==> flow/design.v <==
`timescale 1ns/1ns
module mux2x1( a, b, out, sel );
    input a, b, sel;
    output out;
    assign out = sel ? a : b;
endmodule
module mux2( sel, a, b, out );
    parameter bitwidth = 32 ;
    input  sel; 
    input  [bitwidth-1:0] a, b;
    output [bitwidth-1:0] out;
    assign out = sel ? a : b;
endmodule
module mux3( sel, a, b, c, out );
    parameter bitwidth = 32 ;
    input  [1:0]  sel; 
    input  [bitwidth-1:0] a, b, c;
    output [bitwidth-1:0] out;
    assign out = sel == 0 ? a : sel == 1 ? b : c;
endmodule
module add32(a, b, result);
    input  [31:0] a, b;
    output [31:0] result;
    assign result = a + b;
endmodule
module sign_extend( immed_in, ext_immed_out );
	input  [15:0] immed_in;
	output [31:0] ext_immed_out;
	assign ext_immed_out = { { 16{immed_in[15]} }, immed_in };
endmodule
module reg32(clk, rst, d_in, d_out );
    input  clk, rst;
    input  [31:0] d_in;
    output reg [31:0] d_out;
    always @(posedge clk) begin
        if (rst)
            d_out <= 32'b0;
      else 
            d_out <= d_in;
    end
endmodule
module ALU_Slice( a, b, cin, cout, inv, ctl, out );
    input a, b, cin, inv;
    input [2:0] ctl;
    output cout, out;
    wire and_out, or_out, fa_out;
    wire bx, e1, e2, e3;
    parameter ALU_add = 3'b010;
    parameter ALU_sub = 3'b110;
    parameter ALU_and = 3'b000;
    parameter ALU_or = 3'b001;
    parameter ALU_slt = 3'b111;
    and (and_out, a, b);
    or (or_out, a, b);
    xor (bx, b, inv);
    xor (e1, a, bx);
    and (e2, a, bx);
    and (e3, e1, cin);
    or (cout, e2, e3);
    xor (fa_out, e1, cin);
    assign out = ctl[1] ? fa_out : (ctl[0] ? or_out : and_out);
endmodule
`timescale 1ns/1ns
module Shifter( a, b, result );
    input [31:0] a, b;
    output [31:0] result;     
    wire[31:0] w[0:5];
    assign w[0] = a;
    genvar i, j;
    for( i = 0 ; i < 5 ; i = i + 1 ) begin
        for( j = 2**i-1 ; j >= 0 ; j = j - 1 )  
            mux2x1 mux( .a(1'b0), .b(w[i][j]), .out(w[i+1][j]), .sel(b[i]) );
        for( j = 2**i ; j < 32 ; j = j + 1 )
            mux2x1 mux( .a(w[i][j-2**i]), .b(w[i][j]), .out(w[i+1][j]), .sel(b[i]) );
    end
    assign result = w[5] ;  
endmodule
module ALU( ctl, a, b, result, zero );
    input [2:0]   ctl ;
    input [31:0]  a, b ;
    output [31:0] result ;
    output zero ;
    wire [31:0] c, ALUOut, ShifterOut;
    wire inv;
    parameter ALU_sll = 3'b011;
    parameter ALU_add = 3'b010;
    parameter ALU_sub = 3'b110;
    parameter ALU_and = 3'b000;
    parameter ALU_or = 3'b001;
    parameter ALU_slt = 3'b111;
    assign inv = (ctl == ALU_sub || ctl == ALU_slt);
    genvar i;
    ALU_Slice slice( .a(a[0]), .b(b[0]), .cin(inv), .cout(c[0]), .ctl(ctl), .out(ALUOut[0]), .inv(inv) );
    for(i = 1 ; i<32 ; i=i+1)
        ALU_Slice slice( .a(a[i]), .b(b[i]), .cin(c[i-1]), .cout(c[i]), .ctl(ctl), .out(ALUOut[i]), .inv(inv) );
    Shifter shifter( .a(a), .b(b), .result(ShifterOut) );
    assign result = ( ctl == ALU_sll ? ShifterOut :
                      ctl == ALU_slt ? {31'b0, ALUOut[31]} : ALUOut); 
    assign zero = (result == 32'b0);
endmodule
module alu_ctl(ALUOp, Funct, ALUOperation, DIVU, ALUSEL);
    input  [1:0] ALUOp;
    input  [5:0] Funct;
    output reg DIVU;
    output reg [1:0] ALUSEL;
    output reg [2:0] ALUOperation;
    parameter F_sll = 6'd0;
    parameter F_mfhi = 6'd10;
    parameter F_mflo = 6'd12;
    parameter F_divu = 6'd27;
    parameter F_add = 6'd32;
    parameter F_sub = 6'd34;
    parameter F_and = 6'd36;
    parameter F_or = 6'd37;
    parameter F_slt = 6'd42;
    parameter ALU_sll = 3'b011;
    parameter ALU_add = 3'b010;
    parameter ALU_sub = 3'b110;
    parameter ALU_and = 3'b000;
    parameter ALU_or = 3'b001;
    parameter ALU_slt = 3'b111;
    always @(*) begin
        ALUSEL = 2;
        DIVU = 1'b0;
        ALUOperation = ALU_and;
        case (ALUOp)
        2'b00 : ALUOperation = ALU_add;
        2'b01 : ALUOperation = ALU_sub;
        2'b11 : ALUOperation = ALU_or ;
        2'b10 : case (Funct)
                F_sll : ALUOperation = ALU_sll;
                F_add : ALUOperation = ALU_add;
                F_sub : ALUOperation = ALU_sub;
                F_and : ALUOperation = ALU_and;
                F_or : ALUOperation = ALU_or;
                F_slt : ALUOperation = ALU_slt;
                F_divu: DIVU = 1;
                F_mfhi: ALUSEL = 0;
                F_mflo: ALUSEL = 1;
                default : ALUOperation = ALU_and;
                endcase
        default ALUOperation = ALU_and;
        endcase
    end
endmodule
module control( opcode, RegDst, ALUSrc, MemtoReg, RegWrite, 
                MemRead, MemWrite, Branch, Jump, ALUOp, bne);
    input  [5:0] opcode;
    output reg RegDst, ALUSrc, MemtoReg, RegWrite, MemRead, MemWrite, Branch, Jump, bne;
    output reg [1:0] ALUOp;
    parameter R_FORMAT = 6'd0;
    parameter LW = 6'd35;
    parameter SW = 6'd43;
    parameter BEQ = 6'd4;
    parameter BNE = 6'd5;    
    parameter ORI = 6'd13;
	parameter J = 6'd2;
	parameter NOP = 6'd63;
    always @(*) begin
        case ( opcode )
            R_FORMAT : 
            begin
                RegDst = 1'b1; ALUSrc = 1'b0; MemtoReg = 1'b0; RegWrite = 1'b1; MemRead = 1'b0; 
                MemWrite = 1'b0; Branch = 1'b0; Jump = 1'b0; ALUOp = 2'b10; bne = 1'd0 ;
            end
            LW :
            begin
                RegDst = 1'b0; ALUSrc = 1'b1; MemtoReg = 1'b1; RegWrite = 1'b1; MemRead = 1'b1; 
                MemWrite = 1'b0; Branch = 1'b0; Jump = 1'b0; ALUOp = 2'b00; bne = 1'd0 ;
            end
            SW :
            begin
                RegDst = 1'b0; ALUSrc = 1'b1; MemtoReg = 1'b0; RegWrite = 1'b0; MemRead = 1'b0; 
                MemWrite = 1'b1; Branch = 1'b0; Jump = 1'b0; ALUOp = 2'b00; bne = 1'd0;
            end
            ORI :
            begin
                RegDst = 1'b0; ALUSrc = 1'b1; MemtoReg = 1'b0; RegWrite = 1'b1; MemRead = 1'b0; 
                MemWrite = 1'b0; Branch = 1'b0; Jump = 1'b0; ALUOp = 2'b11; bne = 1'd0;
            end
            BEQ :
            begin
                RegDst = 1'b0; ALUSrc = 1'b0; MemtoReg = 1'b0; RegWrite = 1'b0; MemRead = 1'b0; 
                MemWrite = 1'b0; Branch = 1'b1; Jump = 1'b0; ALUOp = 2'b01; bne = 1'd0;
            end
            BNE :
            begin
                RegDst = 1'b0; ALUSrc = 1'b0; MemtoReg = 1'b0; RegWrite = 1'b0; MemRead = 1'b0; 
                MemWrite = 1'b0; Branch = 1'b1; Jump = 1'b0; ALUOp = 2'b01; bne = 1'd1 ;
            end
            J :
            begin
                RegDst = 1'b0; ALUSrc = 1'b0; MemtoReg = 1'b0; RegWrite = 1'b0; MemRead = 1'b0; 
                MemWrite = 1'b0; Branch = 1'b0; Jump = 1'b1; ALUOp = 2'b01; bne = 1'd0 ;
            end
            NOP :
            begin
                RegDst=1'b0; ALUSrc=1'b0; MemtoReg=1'b0; RegWrite=1'b0; MemRead=1'b0; 
                MemWrite=1'b0; Branch=1'b0; Jump = 1'b0; ALUOp = 2'b00;  bne = 1'd0 ;
            end
            default
            begin
                RegDst=1'b0; ALUSrc=1'b0; MemtoReg=1'b0; RegWrite=1'b0; MemRead=1'b0; 
                MemWrite=1'b0; Branch=1'b0; Jump = 1'b0; ALUOp = 2'b00;  bne = 1'd0 ;
            end
        endcase
    end
endmodule
module Divider( clk, rst, a, b, result );
    input  clk, rst ;
    input  [31:0] a ;
    input  [31:0] b ;
    output [63:0] result ;
    reg [31:0] REM;
    reg [31:0] QUO;
    reg [31:0] div;
    reg [5:0]  counter;
    wire [32:0] part;
    wire [32:0] diff;
    assign part = {REM, QUO[31]};
    assign diff = part - {1'b0, div};
    always @( posedge clk ) begin
        if ( rst ) begin
            REM <= 32'd0;
            QUO <= a;
            div <= b;
            counter <= 6'd32;
        end
        else if ( counter != 6'd0 ) begin
            if ( part >= {1'b0, div} ) begin
                REM <= diff[31:0];
                QUO <= {QUO[30:0], 1'b1};
            end
            else begin
                REM <= part[31:0];
                QUO <= {QUO[30:0], 1'b0};
            end
            counter <= counter - 6'd1;
        end
    end
    assign result = {REM, QUO};
endmodule
module HiLo( clk, DivAns, HiOut, LoOut );
    input clk ;
    input [63:0] DivAns ;
    output [31:0] HiOut, LoOut ;
    reg [63:0] REM;
    always@( posedge clk )
        REM <= DivAns;
    assign HiOut = REM[63:32];
    assign LoOut = REM[31:0];
endmodule
module Hazard( clk, rst, stay, instr, instr_out );
    input clk, rst;
    input [31:0] instr;
    output [31:0] instr_out;
    output stay;
    reg [5:0] counter;
    reg [5:0] bubbles;
    wire [5:0] opcode;
    wire [5:0] funct;
    wire issue;
    assign opcode = instr[31:26];
    assign funct = instr[5:0];
    parameter instr_NOP = 32'hFC000000;
    always @(*) begin
        if (opcode == 6'd2 || opcode == 6'd4 || opcode == 6'd5)       
            bubbles = 6'd3;
        else if (opcode == 6'd0 && funct == 6'd27)                   
            bubbles = 6'd34;
        else if (opcode == 6'd0 || opcode == 6'd35 || opcode == 6'd13)  
            bubbles = 6'd3;
        else
            bubbles = 6'd0;
    end
    assign issue = (counter == 6'd0);
    assign instr_out = issue ? instr : instr_NOP;
    assign stay = ~issue;
    always @(posedge clk) begin
        if (rst)
            counter <= 6'd0;
        else if (issue)
            counter <= bubbles;
        else
            counter <= counter - 6'd1;
    end
endmodule
module reg_file(clk, RegWrite, RN1, RN2, WN, WD, RD1, RD2);
    input  clk, RegWrite;
    input  [4:0] RN1, RN2, WN;
    input  [31:0] WD;
    output [31:0] RD1, RD2; 
    wire[4:0] RN1, RN2;
    reg [31:0] RD1, RD2;
    reg [31:0] file_array[31:1];
    always @(*) begin
      RD1 = (RN1 == 5'd0) ? 32'd0 : file_array[RN1];
    end
    always @(*) begin
      RD2 = (RN2 == 5'd0) ? 32'd0 : file_array[RN2];
    end
    always @(posedge clk)
        if(RegWrite && WN != 0)
            file_array[WN] <= WD;
endmodule 
module reg_IF_ID( clk, rst, pc_incr, instr, pc_incr_out, instr_out );  
	input   clk, rst ;
	input  [31:0] pc_incr, instr;
    output reg [31:0] pc_incr_out, instr_out;
	always @(posedge clk)begin
		if (rst) begin
			pc_incr_out <= 32'd0;
			instr_out <= 32'd0;
		end
		else begin
			pc_incr_out <= pc_incr;
			instr_out <= instr;
		end
	end
endmodule
module reg_ID_EX( opcode, clk, rst, RegDst, ALUSrc, ALUOp, MemRead, MemWrite, Branch, MemtoReg, RegWrite, bne,
                  rfile_rd1, rfile_rd2, ext_immed, rt, rd, pc_incr,
                   opcode_out, RegDst_out, ALUSrc_out, ALUOp_out, MemRead_out, MemWrite_out, Branch_out, MemtoReg_out,RegWrite_out, bne_out,
                  rfile_rd1_out , rfile_rd2_out, ext_immed_out, rt_out, rd_out, pc_incr_out );
  input clk, rst, RegDst, ALUSrc, MemRead, MemWrite, Branch, MemtoReg, RegWrite, bne;
  input [1:0]  ALUOp;
  input [4:0]  rt, rd ;
  input [31:0] ext_immed, rfile_rd1, rfile_rd2, pc_incr ;  
  input[5:0] opcode;
  output reg [5:0] opcode_out;
  output reg RegDst_out, ALUSrc_out, MemRead_out, MemWrite_out, Branch_out, MemtoReg_out, RegWrite_out, bne_out;  
  output reg [1:0]  ALUOp_out;
  output reg [4:0] rt_out, rd_out ;
  output reg [31:0] ext_immed_out, rfile_rd1_out, rfile_rd2_out, pc_incr_out ;
    always @(posedge clk) begin
		if (rst) begin
			pc_incr_out <= 32'd0;
      opcode_out <= 6'd0;
            RegDst_out <= RegDst;
            ALUSrc_out <= 0;
            ALUOp_out <= 2'd0;
            MemWrite_out <=0;
            Branch_out <= 0;
            MemRead_out <= 0;
            MemtoReg_out <= 0;
            RegWrite_out <= 0;
            ext_immed_out <= 32;
            rt_out <= 5'd0;
            rd_out <= 5'd0;
            rfile_rd1_out <= 32'd0;
            rfile_rd2_out <= 32'd0;
            bne_out <= 1'd0;
		end
        else begin
  opcode_out <= opcode;
            RegDst_out <= RegDst;
            ALUSrc_out <= ALUSrc;
            ALUOp_out <= ALUOp;
            MemRead_out <= MemRead;
            MemWrite_out <= MemWrite;
            Branch_out <= Branch;
            MemtoReg_out <= MemtoReg;
            RegWrite_out <= RegWrite;
            ext_immed_out <= ext_immed;
            rt_out <= rt;
            rd_out <= rd;
            rfile_rd1_out <= rfile_rd1;
            rfile_rd2_out <= rfile_rd2;
            pc_incr_out <= pc_incr;  
            bne_out <= bne;
        end
	end
endmodule
module reg_EX_MEM( opcode, funct, clk,reset, 
                   RW, MtoR, MR, MW, Branch, bne,  
                   ext_immed, zero, aluANS, rd2, WN,b_tgt,   
                   opcode_out, funct_out, RW_out, MtoR_out, MR_out, MW_out, Branch_out, bne_out,  
                   ext_immed_out, zero_out, aluANS_out, rd2_out, WN_out, b_tgt_out );  
	input  clk,reset, bne;
	input RW, MtoR, MR, MW, Branch ;
  input[31:0] ext_immed, aluANS, rd2, b_tgt ;
  input[4:0] WN;
  input[5:0] funct, opcode ;
	input zero;
  output reg [5:0] funct_out, opcode_out ;
	output  RW_out, MtoR_out, MR_out, MW_out, Branch_out, bne_out;
    output[31:0] ext_immed_out, aluANS_out, rd2_out, b_tgt_out ;
    output[4:0] WN_out;
	output zero_out;
	reg  RW_out, MtoR_out, MR_out, MW_out, Branch_out;
	reg[31:0] ext_immed_out, aluANS_out, rd2_out, b_tgt_out;
  reg[4:0] WN_out;
  reg zero_out, bne_out ;  
    always @( posedge clk ) begin  
        opcode_out <= 5'd0;
        if(reset) begin
      funct_out <= 5'd0;
			ext_immed_out <=32'd0;
			zero_out <=1'd0;
			aluANS_out <=32'd0;
			rd2_out <=32'd0;
			WN_out <=5'd0;
			RW_out <=1'd0;
			MtoR_out <=1'd0;
			MR_out <=1'd0;
			MW_out <=1'd0;
            Branch_out <= 32'd0;
            bne_out <= 1'd0;
            b_tgt_out <= 1'd0;
		end
		else begin
      opcode_out <= opcode;
      funct_out <= funct;
			ext_immed_out<= ext_immed;
			zero_out<=zero;
			aluANS_out<=aluANS;
			rd2_out<=rd2;
			WN_out<=WN;
			RW_out<=RW;
			MtoR_out<=MtoR;
			MR_out<=MR;
			MW_out<=MW;
			Branch_out<=Branch;
            bne_out <= bne;
            b_tgt_out <= b_tgt;
		end
	end
endmodule
module reg_MEM_WB( opcode, funct, clk, rst, regWrite, memtoReg, dataMemrd, ALU_result, WN,
                   opcode_out, funct_out, regWrite_out, memtoReg_out, dataMemrd_out, ALU_result_out, WN_out) ;
    input clk, rst, regWrite, memtoReg ;
    input [4:0] WN;
    input [31:0] dataMemrd, ALU_result; 
  input[5:0] funct, opcode;
    output regWrite_out, memtoReg_out ;
    output [4:0] WN_out ;
    output [31:0] dataMemrd_out, ALU_result_out ;
  output reg [5:0] funct_out, opcode_out;
    reg  regWrite_out, memtoReg_out ;
    reg [4:0] WN_out ;
    reg [31:0] dataMemrd_out, ALU_result_out ;
    always@(posedge clk )begin
        if ( rst ) begin
          opcode_out <= 5'd0;
          funct_out <= 5'd0;
            regWrite_out <= 0;
            memtoReg_out <= 0; 
            dataMemrd_out <= 32'd0;
            ALU_result_out <= 32'd0;
            WN_out <= 5'd0;
        end 
        else begin
          opcode_out <= opcode;
            funct_out <= funct;
            regWrite_out <= regWrite;
            memtoReg_out <= memtoReg;
            dataMemrd_out <= dataMemrd;
            ALU_result_out <= ALU_result;
            WN_out <= WN;
        end
    end  
endmodule
    module mips_pipeline(clk, rst, imem_addr, imem_rdata, dmem_addr, dmem_wdata, dmem_we, dmem_rdata);
    input clk, rst;
    output [31:0] imem_addr;
    input  [31:0] imem_rdata;
    output [31:0] dmem_addr, dmem_wdata;
    output dmem_we;
    input  [31:0] dmem_rdata;
    wire [31:0] pc, pc_incr, ID_pc_incr, pc_next, dmem_rdata_w, jump_addr, branch_addr, wd;
    wire [31:0] instr, ID_instr, IF_instr;
    wire [31:0] alu_b, b_tgt, EX_b_tgt;
    wire RegWrite, Branch, PCSrc, RegDst, MemtoReg, MemRead, MemWrite, ALUSrc, Zero, Jump, bne, ID_RegWrite;
    wire [1:0] ALUOp;
    wire [2:0] Operation;
    reg32 PC( .clk(clk), .rst(rst), .d_in(pc_next), .d_out(pc) );
    wire stay;
    wire[31:0] pc_add;
    assign imem_addr = pc;
    assign IF_instr = imem_rdata;
    Hazard hazard( .clk(clk), .rst(rst), .stay(stay), .instr(IF_instr), .instr_out(instr) );
    add32 PCADD( .a(pc), .b(32'd4), .result(pc_incr) );  
    mux2 #(32) STMUX( .sel(stay), .a(pc), .b(pc_incr), .out(pc_add) );
    mux2 #(32) PCMUX( .sel(PCSrc), .a(b_tgt), .b(pc_add), .out(branch_addr) );
    mux2 #(32) JMUX( .sel(Jump), .a(jump_addr), .b(branch_addr), .out(pc_next) );
      reg_IF_ID REG_IF_ID( .clk(clk), .rst(rst), .pc_incr(pc_incr), .instr(instr), .pc_incr_out(ID_pc_incr),   .instr_out(ID_instr));
    wire [1:0] EX_ALUOp;
    wire [5:0] opcode;
    wire [4:0] rs, rt, rd, wn;
    wire [15:0] immed;
    wire [25:0] jumpoffset;
    wire [31:0] ext_immed, EX_pc_incr, EX_instr;
    wire [31:0] rd1, rd2;
    wire ID_MemWrite, EX_RegDst, EX_ALUSrc, EX_MemRead, EX_MemWrite, EX_Branch, EX_MemtoReg, EX_RegWrite;
    assign opcode = ID_instr[31:26];
    assign rs = ID_instr[25:21];
    assign rt = ID_instr[20:16];
    assign rd = ID_instr[15:11];
    assign immed = ID_instr[15:0];
    assign jumpoffset = ID_instr[25:0];
    assign jump_addr = { ID_pc_incr[31:28], jumpoffset, 2'b00 };
    sign_extend SignExtend( .immed_in(immed), .ext_immed_out(ext_immed) );
	reg_file RegFile( .clk(clk), .RegWrite(RegWrite), .RN1(rs), .RN2(rt), .WN(wn), 
					  .WD(wd), .RD1(rd1), .RD2(rd2) );
    control CTL(.opcode(opcode), .RegDst(RegDst), .ALUSrc(ALUSrc), .MemtoReg(MemtoReg), 
                .RegWrite(ID_RegWrite), .MemRead(MemRead), .MemWrite(ID_MemWrite), .Branch(Branch), 
              .Jump(Jump), .ALUOp(ALUOp), .bne(bne));
      wire [5:0] EX_opcode;
    wire EX_bne;
    wire [4:0]  EX_wn, EX_rd, EX_rt;
    wire [31:0] EX_ext_immed, EX_rd1, EX_rd2;
      reg_ID_EX REG_ID_EX(.opcode(opcode), .clk(clk), .rst(rst), .RegDst(RegDst), .ALUSrc(ALUSrc), .ALUOp(ALUOp), .MemRead(MemRead), .MemWrite(ID_MemWrite), .Branch(Branch), .MemtoReg(MemtoReg), .RegWrite(ID_RegWrite), .bne(bne), .rfile_rd1(rd1), .rfile_rd2(rd2), .ext_immed(ext_immed), .rt(rt), .rd(rd), .pc_incr(ID_pc_incr),
                         .opcode_out(EX_opcode),.RegDst_out(EX_RegDst), .ALUSrc_out(EX_ALUSrc), .ALUOp_out(EX_ALUOp), 
                         .MemRead_out(EX_MemRead), .MemWrite_out(EX_MemWrite), .Branch_out(EX_Branch),     
                         .MemtoReg_out(EX_MemtoReg),.RegWrite_out(EX_RegWrite), 
                        .bne_out(EX_bne) , .rfile_rd1_out(EX_rd1), .rfile_rd2_out(EX_rd2),   .ext_immed_out(EX_ext_immed), 
                         .rt_out(EX_rt), .rd_out(EX_rd), .pc_incr_out(EX_pc_incr) );
    wire MEM_zero, MEM_bne, DIVU ;
    wire [1:0] ALUSEL;
    wire [5:0] MEM_funct, funct, MEM_opcode;
    wire [4:0] MEM_shamt, shamt, MEM_wn;
    wire [31:0] MEM_ext_immed, MEM_pc_incr, MEM_instr;  
    wire [31:0] MEM_rd1, MEM_rd2, MEM_aluANS, MEM_result ;  
    wire MEM_RegDst, MEM_ALUSrc, MEM_MemRead, MEM_MemWrite, MEM_Branch, MEM_MemtoReg;
    wire [63:0] div_out ;
    wire [31:0] hi, lo, alu_out;
    wire [31:0] result, b_offset; 
    assign funct = EX_ext_immed[5:0]; 
    assign shamt = EX_ext_immed[10:6];
    assign b_offset = EX_ext_immed << 2;  
      add32 BRADD( .a(EX_pc_incr), .b(b_offset), .result(EX_b_tgt) ); 
    mux2 #(32) ALUMUX( .sel(EX_ALUSrc), .a(EX_ext_immed), .b(EX_rd2), .out(alu_b) );  
    alu_ctl ALUCTL( .ALUOp(EX_ALUOp), .Funct(funct), .ALUOperation(Operation), .DIVU(DIVU), .ALUSEL(ALUSEL) );  
    Divider divider( .clk(clk), .rst(DIVU), .a(EX_rd1), .b(EX_rd2), .result(div_out) );
    HiLo HILO( .clk(clk), .DivAns(div_out), .HiOut(hi), .LoOut(lo) );
      ALU alu( .ctl(Operation), .a(EX_rd1), .b(alu_b), .result(alu_out), .zero(Zero)); 
      mux3 ALURMUX( .sel(ALUSEL), .a(hi), .b(lo), .c(alu_out), .out(result) );     
      mux2 #(5)  RFMUX( .sel(EX_RegDst), .a(EX_rd), .b(EX_rt), .out(EX_wn) );  
      reg_EX_MEM REG_EX_MEM( .opcode(EX_opcode), .funct(funct),  .clk (clk) , .reset(rst), .RW(EX_RegWrite), .MtoR(EX_MemtoReg), .MR(EX_MemRead), .MW(EX_MemWrite),.Branch(EX_Branch), .bne(EX_bne), .ext_immed(EX_ext_immed), .zero(Zero), .rd2(EX_rd2), .WN(EX_wn), .aluANS(result), .b_tgt(EX_b_tgt), 
                            .opcode_out(MEM_opcode), .funct_out(MEM_funct), .RW_out(MEM_RegWrite), .MtoR_out(MEM_MemtoReg), .MR_out(MEM_MemRead), .MW_out(MEM_MemWrite), .Branch_out(MEM_Branch), .bne_out(MEM_bne),                       .ext_immed_out(MEM_ext_immed), .zero_out(MEM_zero), .aluANS_out(MEM_result), .rd2_out(MEM_rd2), .WN_out(MEM_wn), .b_tgt_out(b_tgt) ) ;
    wire[5:0]  WB_opcode;
    wire[31:0] WB_dataMemrd, WB_result;
    wire WB_Branch, WB_MemtoReg, MEM_cmp;
    wire [4:0] MUX;
      wire [5:0] WB_funct;
    xor (MEM_cmp, MEM_bne, MEM_zero);
    and BRAND(PCSrc, MEM_cmp, MEM_Branch);
      assign dmem_addr = MEM_result;
      assign dmem_wdata = MEM_rd2;
      assign dmem_we = MEM_MemWrite;
      assign dmem_rdata_w = dmem_rdata;
      reg_MEM_WB REG_MEM_WB( .opcode(MEM_opcode), .funct(MEM_funct), .clk(clk), .rst(rst), .regWrite(MEM_RegWrite), .memtoReg(MEM_MemtoReg), .dataMemrd(dmem_rdata_w), .ALU_result(MEM_result), .WN(MEM_wn), .opcode_out(WB_opcode), .funct_out(WB_funct), .regWrite_out(RegWrite), .memtoReg_out(WB_MemtoReg), .dataMemrd_out(WB_dataMemrd), .ALU_result_out(WB_result), .WN_out(wn) ) ;
    mux2 #(32) WRMUX(  .sel(WB_MemtoReg), .a(WB_dataMemrd), .b(WB_result), .out(wd) );  
endmodule
# Tool chain data of mips_pipeline

The steps from the RTL of mips_pipeline to its reports follow in flow order.
Lines are those of the file above, counted from 1.
Operators: Yosys type, input widths -> output width; for muxes data width and select width s.
The mark n/a stands for no value.

Design top: mips_pipeline
Clock port: clk
Library: sky130hd
Corner: tt_025C_1v80

# After elaboration

Yosys after proc, flatten, opt, wreduce and memory -nomap, before mapping. Print and check cells are not counted. Equal cells are merged and count once.
Yosys's memory passes give these memory sizes; they may raise the number of words (mostly to a power of two), join words into wider ones and drop unused or constant bits.

Flip-flop bits (word level): 513
RAM bits: 992
Clocked read ports x word width: 64
Memories kept: 1
Input port bits: 66
Output and inout port bits: 97

$add $sub $neg: 5
Order comparisons: 1
Equal/unequal tests: 26
Mux-type cells: 261
Bitwise gates (word level): 256
Reductions and logical operators: 30

Memory list:

| name               | words | bits a word | rd ports | wr ports | line | RTL |
| RegFile.file_array | 31    | 32          | 2        | 1        | 295  | `reg [31:0] file_array[31:1];` |

Operators with widths:

| operator              | number |
| $mux 32               | 14 |
| $mux 1                | 235 |
| $xor 1x1->1           | 97 |
| $and 1x1->1           | 95 |
| $or 1x1->1            | 63 |
| $eq 6x6->1 const B    | 7 |
| $ge 33x32->1          | 1 |
| $add 32x3->32 const B | 1 |
| $add 32x32->32        | 1 |
| $sub 32x32->32        | 1 |
| $logic_not 32->1      | 1 |
| $eq 6x3->1 const B    | 4 |
| $eq 6x4->1 const B    | 4 |
| $logic_not 6->1       | 4 |
| $mux 6                | 3 |
| $pmux 3 s5            | 1 |
| $reduce_or 3->1       | 4 |
| $sub 6x1->6 const B   | 2 |
| $eq 6x2->1 const B    | 2 |
| $eq 6x5->1 const B    | 2 |
| $pmux 3 s4            | 1 |
| $reduce_or 2->1       | 5 |
| $logic_not 5->1       | 2 |
| $mux 5                | 2 |
| $pmux 2 s2            | 2 |
| $eq 3x3->1 const B    | 2 |
| $reduce_bool 6->1     | 1 |
| $pmux 2 s3            | 1 |

Not listed: further kinds 12, cells in them 21.

# Logic depth

Longest topological path by Yosys (ltp), each cell counted once; first at word level (registers and memories cut), then after technology mapping (sequential cells cut; the memories' decode and read muxes count).

Depth after elaboration: 75
ABC_AREA: 0
Depth in mapped cells: 44
Depth with buffers taken out: 41

# Netlist

The flow's flattened synthesis, as Yosys stat reports it; memories are mapped. The netlist is that of the ABC_AREA named above (0 if unset); the other value can give another one.
The area totals of this step are shown rounded.

Standard cells after synthesis: 5253
Synthesis area: 71500 µm²
Sequential part of the area: 41900 µm²
Flip-flop cells: 1565

Cell types:

| cell                      | number | total area (µm²) |
| sky130_fd_sc_hd__edfxtp_1 | 1056   | 3.17E+04 |
| sky130_fd_sc_hd__dfxtp_1  | 509    | 1.02E+04 |
| sky130_fd_sc_hd__mux4_2   | 406    | 9143.77 |
| sky130_fd_sc_hd__mux2i_1  | 364    | 3.64E+03 |
| sky130_fd_sc_hd__nor2_1   | 490    | 1.84E+03 |
| sky130_fd_sc_hd__a21oi_1  | 293    | 1.47E+03 |
| sky130_fd_sc_hd__nand2_1  | 344    | 1.29E+03 |
| sky130_fd_sc_hd__nor2b_1  | 165    | 1032.24 |
| sky130_fd_sc_hd__clkbuf_1 | 262    | 983.443 |
| sky130_fd_sc_hd__o21ai_0  | 181    | 905.869 |
| sky130_fd_sc_hd__ha_1     | 68     | 850.816 |
| sky130_fd_sc_hd__a221oi_1 | 75     | 656.88 |
| sky130_fd_sc_hd__o211ai_1 | 87     | 653.126 |
| sky130_fd_sc_hd__fa_1     | 32     | 640.614 |
| sky130_fd_sc_hd__xnor2_1  | 67     | 586.813 |
| sky130_fd_sc_hd__a22oi_1  | 69     | 517.997 |
| sky130_fd_sc_hd__a211oi_1 | 67     | 502.982 |
| sky130_fd_sc_hd__xor2_1   | 54     | 472.954 |

Other cell types: 63; their cells: 664.
The figures by module come from a second, unflattened synthesis with its own total; it is not the netlist above.

Cells (unflattened synthesis): 5865
Area (unflattened synthesis): 80700 µm²

Each row is one instance without its submodules.

Modules:

| module             | times used | cells | area (µm²) | sequential area (µm²) |
| reg_file           | 1          | 2601  | 46500      | 29800 |
| Divider            | 1          | 600   | 5990       | 2680 |
| reg_ID_EX          | 1          | 324   | 4160       | 3080 |
| reg_EX_MEM         | 1          | 320   | 4090       | 3040 |
| add32              | 2          | 271   | 1860       | 0.0 |
| mux2 (bitwidth=32) | 5          | 36    | 544        | 0.0 |
| mux2x1             | 160        | 1     | 15.0       | 0.0 |
| reg_MEM_WB         | 1          | 175   | 2280       | 1660 |
| ALU_Slice          | 32         | 9     | 62.6       | 0.0 |
| reg_IF_ID          | 1          | 135   | 1920       | 1280 |
| HiLo               | 1          | 64    | 1280       | 1280 |
| reg32              | 1          | 67    | 863        | 641 |
| mux3               | 1          | 107   | 714        | 0.0 |
| ALU                | 1          | 131   | 708        | 0.0 |

Modules not listed: 7.

# Path before layout

Source: OpenSTA report_checks on the synthesized netlist (no wires, ideal clock, input and output delay 20% of the period each), path of least setup slack; recovery checks are left aside. Register names are those of the netlist, which keeps one name where synthesis merged equal registers.

Path type: reg2reg
Start point: reg REG_ID_EX.ext_immed_out[0]
End point: reg REG_EX_MEM.zero_out
Clock period: 15.0 ns
Setup time: 0.061 ns
Arrival time: 15.593 ns
Data required time: 14.939 ns
Setup slack: -0.654 ns
Path delay: 15.654 ns
Driving pins on the path: 43
Synthesis period reached: 15.654 ns

"path delay" is the arrival time less input delay plus setup time.
"driving pins on the path": output pins that drive a net of the path, with the launching flip-flop's if there is one; two outputs of one cell count as two.
"synthesis period reached" = period - worst setup slack (recovery checks aside). The figure is calculated, with input and output delays left at 20% of the set period.
Between the ends stands the longest chain of elaborated cells between them, by number of cells; it is not shown to be the way that was timed. Of several equally long chains one is given.
A line is the first line of the expression or statement that the cell stems from. Yosys adds cells for indexed reads and writes and turns some case tables into memories.

Cell sequence: sky130_fd_sc_hd__dfxtp_1 sky130_fd_sc_hd__buf_2 sky130_fd_sc_hd__nor4b_2 sky130_fd_sc_hd__a31oi_1 sky130_fd_sc_hd__clkbuf_1 sky130_fd_sc_hd__o21ai_0 sky130_fd_sc_hd__fa_1 sky130_fd_sc_hd__fa_1 sky130_fd_sc_hd__fa_1 sky130_fd_sc_hd__fa_1 sky130_fd_sc_hd__fa_1 sky130_fd_sc_hd__fa_1 sky130_fd_sc_hd__fa_1 sky130_fd_sc_hd__fa_1 sky130_fd_sc_hd__fa_1 sky130_fd_sc_hd__fa_1 sky130_fd_sc_hd__fa_1 sky130_fd_sc_hd__fa_1 [... 7 more ...] sky130_fd_sc_hd__fa_1 sky130_fd_sc_hd__fa_1 sky130_fd_sc_hd__fa_1 sky130_fd_sc_hd__fa_1 sky130_fd_sc_hd__fa_1 sky130_fd_sc_hd__fa_1 sky130_fd_sc_hd__fa_1 sky130_fd_sc_hd__fa_1 sky130_fd_sc_hd__fa_1 sky130_fd_sc_hd__fa_1 sky130_fd_sc_hd__fa_1 sky130_fd_sc_hd__xor2_1 sky130_fd_sc_hd__o221ai_1 sky130_fd_sc_hd__a21boi_0 sky130_fd_sc_hd__a2111oi_0 sky130_fd_sc_hd__nand4_1 sky130_fd_sc_hd__nor4_1 sky130_fd_sc_hd__and4_1
Length of the longest elaborated chain: 74

RTL lines, path after synthesis:

| item              | line | RTL |
| start, declared   | 334  | `output reg [31:0] ext_immed_out, rfile_rd1_out, rfile_rd2_out, pc_incr_out ;` |
| start, assigned   | 347  | `ext_immed_out <= 32;` |
| start, assigned   | 364  | `ext_immed_out <= ext_immed;` |
| $eq 6x6->1        | 130  | `2'b10 : case (Funct)` |
| $pmux 3 s5        | 130  |  |
| $pmux 3 s4        | 126  | `case (ALUOp)` |
| $eq 3x3->1        | 91   | `assign inv = (ctl == ALU_sub \|\| ctl == ALU_slt);` |
| $logic_or 1x1->1  | 91   |  |
| $xor 1x1->1       | 55   | `xor (bx, b, inv);` |
| $xor 1x1->1       | 56   | `xor (e1, a, bx);` |
| [... 60 more ...] | n/a  |  |
| $and 1x1->1       | 58   | `and (e3, e1, cin);` |
| $or 1x1->1        | 59   | `or (cout, e2, e3);` |
| $xor 1x1->1       | 60   | `xor (fa_out, e1, cin);` |
| $mux 1            | 61   | `assign out = ctl[1] ? fa_out : (ctl[0] ? or_out : and_out);` |
| $mux 32           | 98   | `ctl == ALU_slt ? {31'b0, ALUOut[31]} : ALUOut);` |
| $mux 32           | 97   | `assign result = ( ctl == ALU_sll ? ShifterOut :` |
| $logic_not 32->1  | 99   | `assign zero = (result == 32'b0);` |
| end, assigned     | 399  | `zero_out <=1'd0;` |
| end, assigned     | 415  | `zero_out<=zero;` |
| end, declared     | 389  | `output zero_out;` |

# Timing after layout

Path of least setup slack in the final report of run A (OpenROAD, finished layout, wires in). Where an end is a register, its clock arrival counts in the times.

Path type: reg2reg
Start point: reg REG_ID_EX.ALUSrc_out
End point: reg REG_EX_MEM.zero_out
Clock period: 21.1 ns
Setup time: 0.06 ns
Arrival time: 18.64 ns
Data required time: 21.88 ns
Setup slack: 3.24 ns
Driving pins on the path: 42

Between the ends stands the longest chain of elaborated cells between them, by number of cells; it is not shown to be the way that was timed. Of several equally long chains one is given.

Cell sequence: sky130_fd_sc_hd__dfxtp_2 sky130_fd_sc_hd__mux2i_4 sky130_fd_sc_hd__inv_4 sky130_fd_sc_hd__nand2_1 sky130_fd_sc_hd__o21ai_0 sky130_fd_sc_hd__fa_1 sky130_fd_sc_hd__fa_1 sky130_fd_sc_hd__fa_1 sky130_fd_sc_hd__fa_1 sky130_fd_sc_hd__fa_1 sky130_fd_sc_hd__fa_1 sky130_fd_sc_hd__fa_1 sky130_fd_sc_hd__fa_1 sky130_fd_sc_hd__fa_1 sky130_fd_sc_hd__fa_1 sky130_fd_sc_hd__fa_1 sky130_fd_sc_hd__fa_1 sky130_fd_sc_hd__fa_1 [... 6 more ...] sky130_fd_sc_hd__fa_1 sky130_fd_sc_hd__fa_1 sky130_fd_sc_hd__fa_1 sky130_fd_sc_hd__fa_1 sky130_fd_sc_hd__fa_1 sky130_fd_sc_hd__fa_1 sky130_fd_sc_hd__fa_1 sky130_fd_sc_hd__fa_1 sky130_fd_sc_hd__fa_1 sky130_fd_sc_hd__fa_1 sky130_fd_sc_hd__fa_1 sky130_fd_sc_hd__xor2_1 sky130_fd_sc_hd__o221ai_1 sky130_fd_sc_hd__a21boi_0 sky130_fd_sc_hd__a2111oi_0 sky130_fd_sc_hd__nand4_1 sky130_fd_sc_hd__nor4_1 sky130_fd_sc_hd__and4_1
Length of the longest elaborated chain: 70

RTL lines, path after layout:

| item              | line | RTL |
| start, declared   | 331  | `output reg RegDst_out, ALUSrc_out, MemRead_out, MemWrite_out, Branch_out, MemtoReg_out, RegWrite_out, bne_out;` |
| start, assigned   | 340  | `ALUSrc_out <= 0;` |
| start, assigned   | 357  | `ALUSrc_out <= ALUSrc;` |
| $mux 32           | 12   | `assign out = sel ? a : b;` |
| $xor 1x1->1       | 55   | `xor (bx, b, inv);` |
| $xor 1x1->1       | 56   | `xor (e1, a, bx);` |
| $and 1x1->1       | 58   | `and (e3, e1, cin);` |
| $or 1x1->1        | 59   | `or (cout, e2, e3);` |
| $and 1x1->1       | 58   |  |
| $or 1x1->1        | 59   |  |
| [... 56 more ...] | n/a  |  |
| $and 1x1->1       | 58   |  |
| $or 1x1->1        | 59   |  |
| $xor 1x1->1       | 60   | `xor (fa_out, e1, cin);` |
| $mux 1            | 61   | `assign out = ctl[1] ? fa_out : (ctl[0] ? or_out : and_out);` |
| $mux 32           | 98   | `ctl == ALU_slt ? {31'b0, ALUOut[31]} : ALUOut);` |
| $mux 32           | 97   | `assign result = ( ctl == ALU_sll ? ShifterOut :` |
| $logic_not 32->1  | 99   | `assign zero = (result == 32'b0);` |
| end, assigned     | 399  | `zero_out <=1'd0;` |
| end, assigned     | 415  | `zero_out<=zero;` |
| end, declared     | 389  | `output zero_out;` |

# Flow runs of mips_pipeline

Top module mips_pipeline; platform sky130hd; tools Yosys and OpenROAD; 5 stored runs in no particular order. Input and output delays are each 20% of the period that was set; the output load is 0.01 pF.
"clock period reached" means the clock period less the worst setup slack. The figure is calculated, with input and output delays left at 20% of the set period.
"time on the worst setup path" = time allowed to the worst setup path (clock period - input delay - output delay, where it has them) - its slack; a late launch clock adds to it, a late capture clock takes from it.
"total design power" is the tool's figure for a default switching activity; nothing was simulated.
Results are given in rounded form.
Settings: - = not set for that run.

| name                                  | run A   | run B   | run C   | run D   | run E   |
| CAP_MARGIN                            | 40      | 15      | 20      | 30      | 30      |
| CELL_PAD_IN_SITES_DETAIL_PLACEMENT    | 0       | 2       | -       | 1       | 1       |
| CELL_PAD_IN_SITES_GLOBAL_PLACEMENT    | 0       | 2       | 2       | -       | -       |
| CORE_ASPECT_RATIO                     | 0.7     | -       | -       | -       | -       |
| CORE_UTILIZATION                      | 39      | 19      | 19      | 56      | 27      |
| GPL_ROUTABILITY_DRIVEN                | 1       | 0       | 1       | -       | -       |
| MAX_ROUTING_LAYER                     | met4    | met4    | met4    | -       | -       |
| MIN_ROUTING_LAYER                     | met2    | -       | -       | -       | -       |
| PLACE_DENSITY                         | 0.37    | -       | -       | -       | -       |
| SETUP_SLACK_MARGIN                    | -0.93   | 2.37    | 2.88    | 0.95    | -       |
| TNS_END_PERCENT                       | 80      | -       | -       | 95      | 95      |
| period_ns                             | 21.1    | 20.4    | 23.6    | 9.53    | 9.79    |
| CORE_MARGIN                           | 2       | 9       | 8       | 10      | 2       |
| SLEW_MARGIN                           | 20      | 20      | 20      | 25      | 25      |
| CTS_CLUSTER_DIAMETER                  | -       | 368     | 263     | -       | -       |
| CTS_CLUSTER_SIZE                      | -       | 79      | -       | 31      | 31      |
| GPL_TIMING_DRIVEN                     | -       | 1       | 1       | -       | -       |
| HOLD_SLACK_MARGIN                     | -       | 0.21    | 0.21    | -0.09   | 0.27    |
| PLACE_DENSITY_LB_ADDON                | -       | 0.17    | 0.06    | -       | -       |
| lowest setup slack (ns)               | 3.24    | 3.21    | 6.10    | -3.47   | -3.41   |
| post-layout utilization               | 0.456   | 0.214   | 0.23    | 0.64    | 0.317   |
| post-synthesis cell area (µm²)        | 71500   | 71500   | 71500   | 71500   | 71500   |
| time on the worst setup path (ns)     | 17.86   | 17.19   | 17.50   | 13.00   | 13.20   |
| worst setup path type                 | reg2reg | reg2reg | reg2reg | reg2reg | reg2reg |
| standard-cell area after layout (µm²) | 83000   | 80000   | 86500   | 81400   | 83400   |
| worst hold slack (ns)                 | 0.367   | 0.404   | 0.369   | 0.334   | 0.372   |
| total design power (mW)               | 10.2    | 8.48    | 9.54    | 21.9    | 21.3    |
| clock period reached (ns)             | 17.859  | 17.193  | 17.505  | 12.998  | 13.200  |
| setup TNS (ns)                        | 0.000   | 0.000   | 0.000   | -25.2   | -23.4   |
| die outline area (µm²)                | 187000  | 399000  | 396000  | 142000  | 269000  |
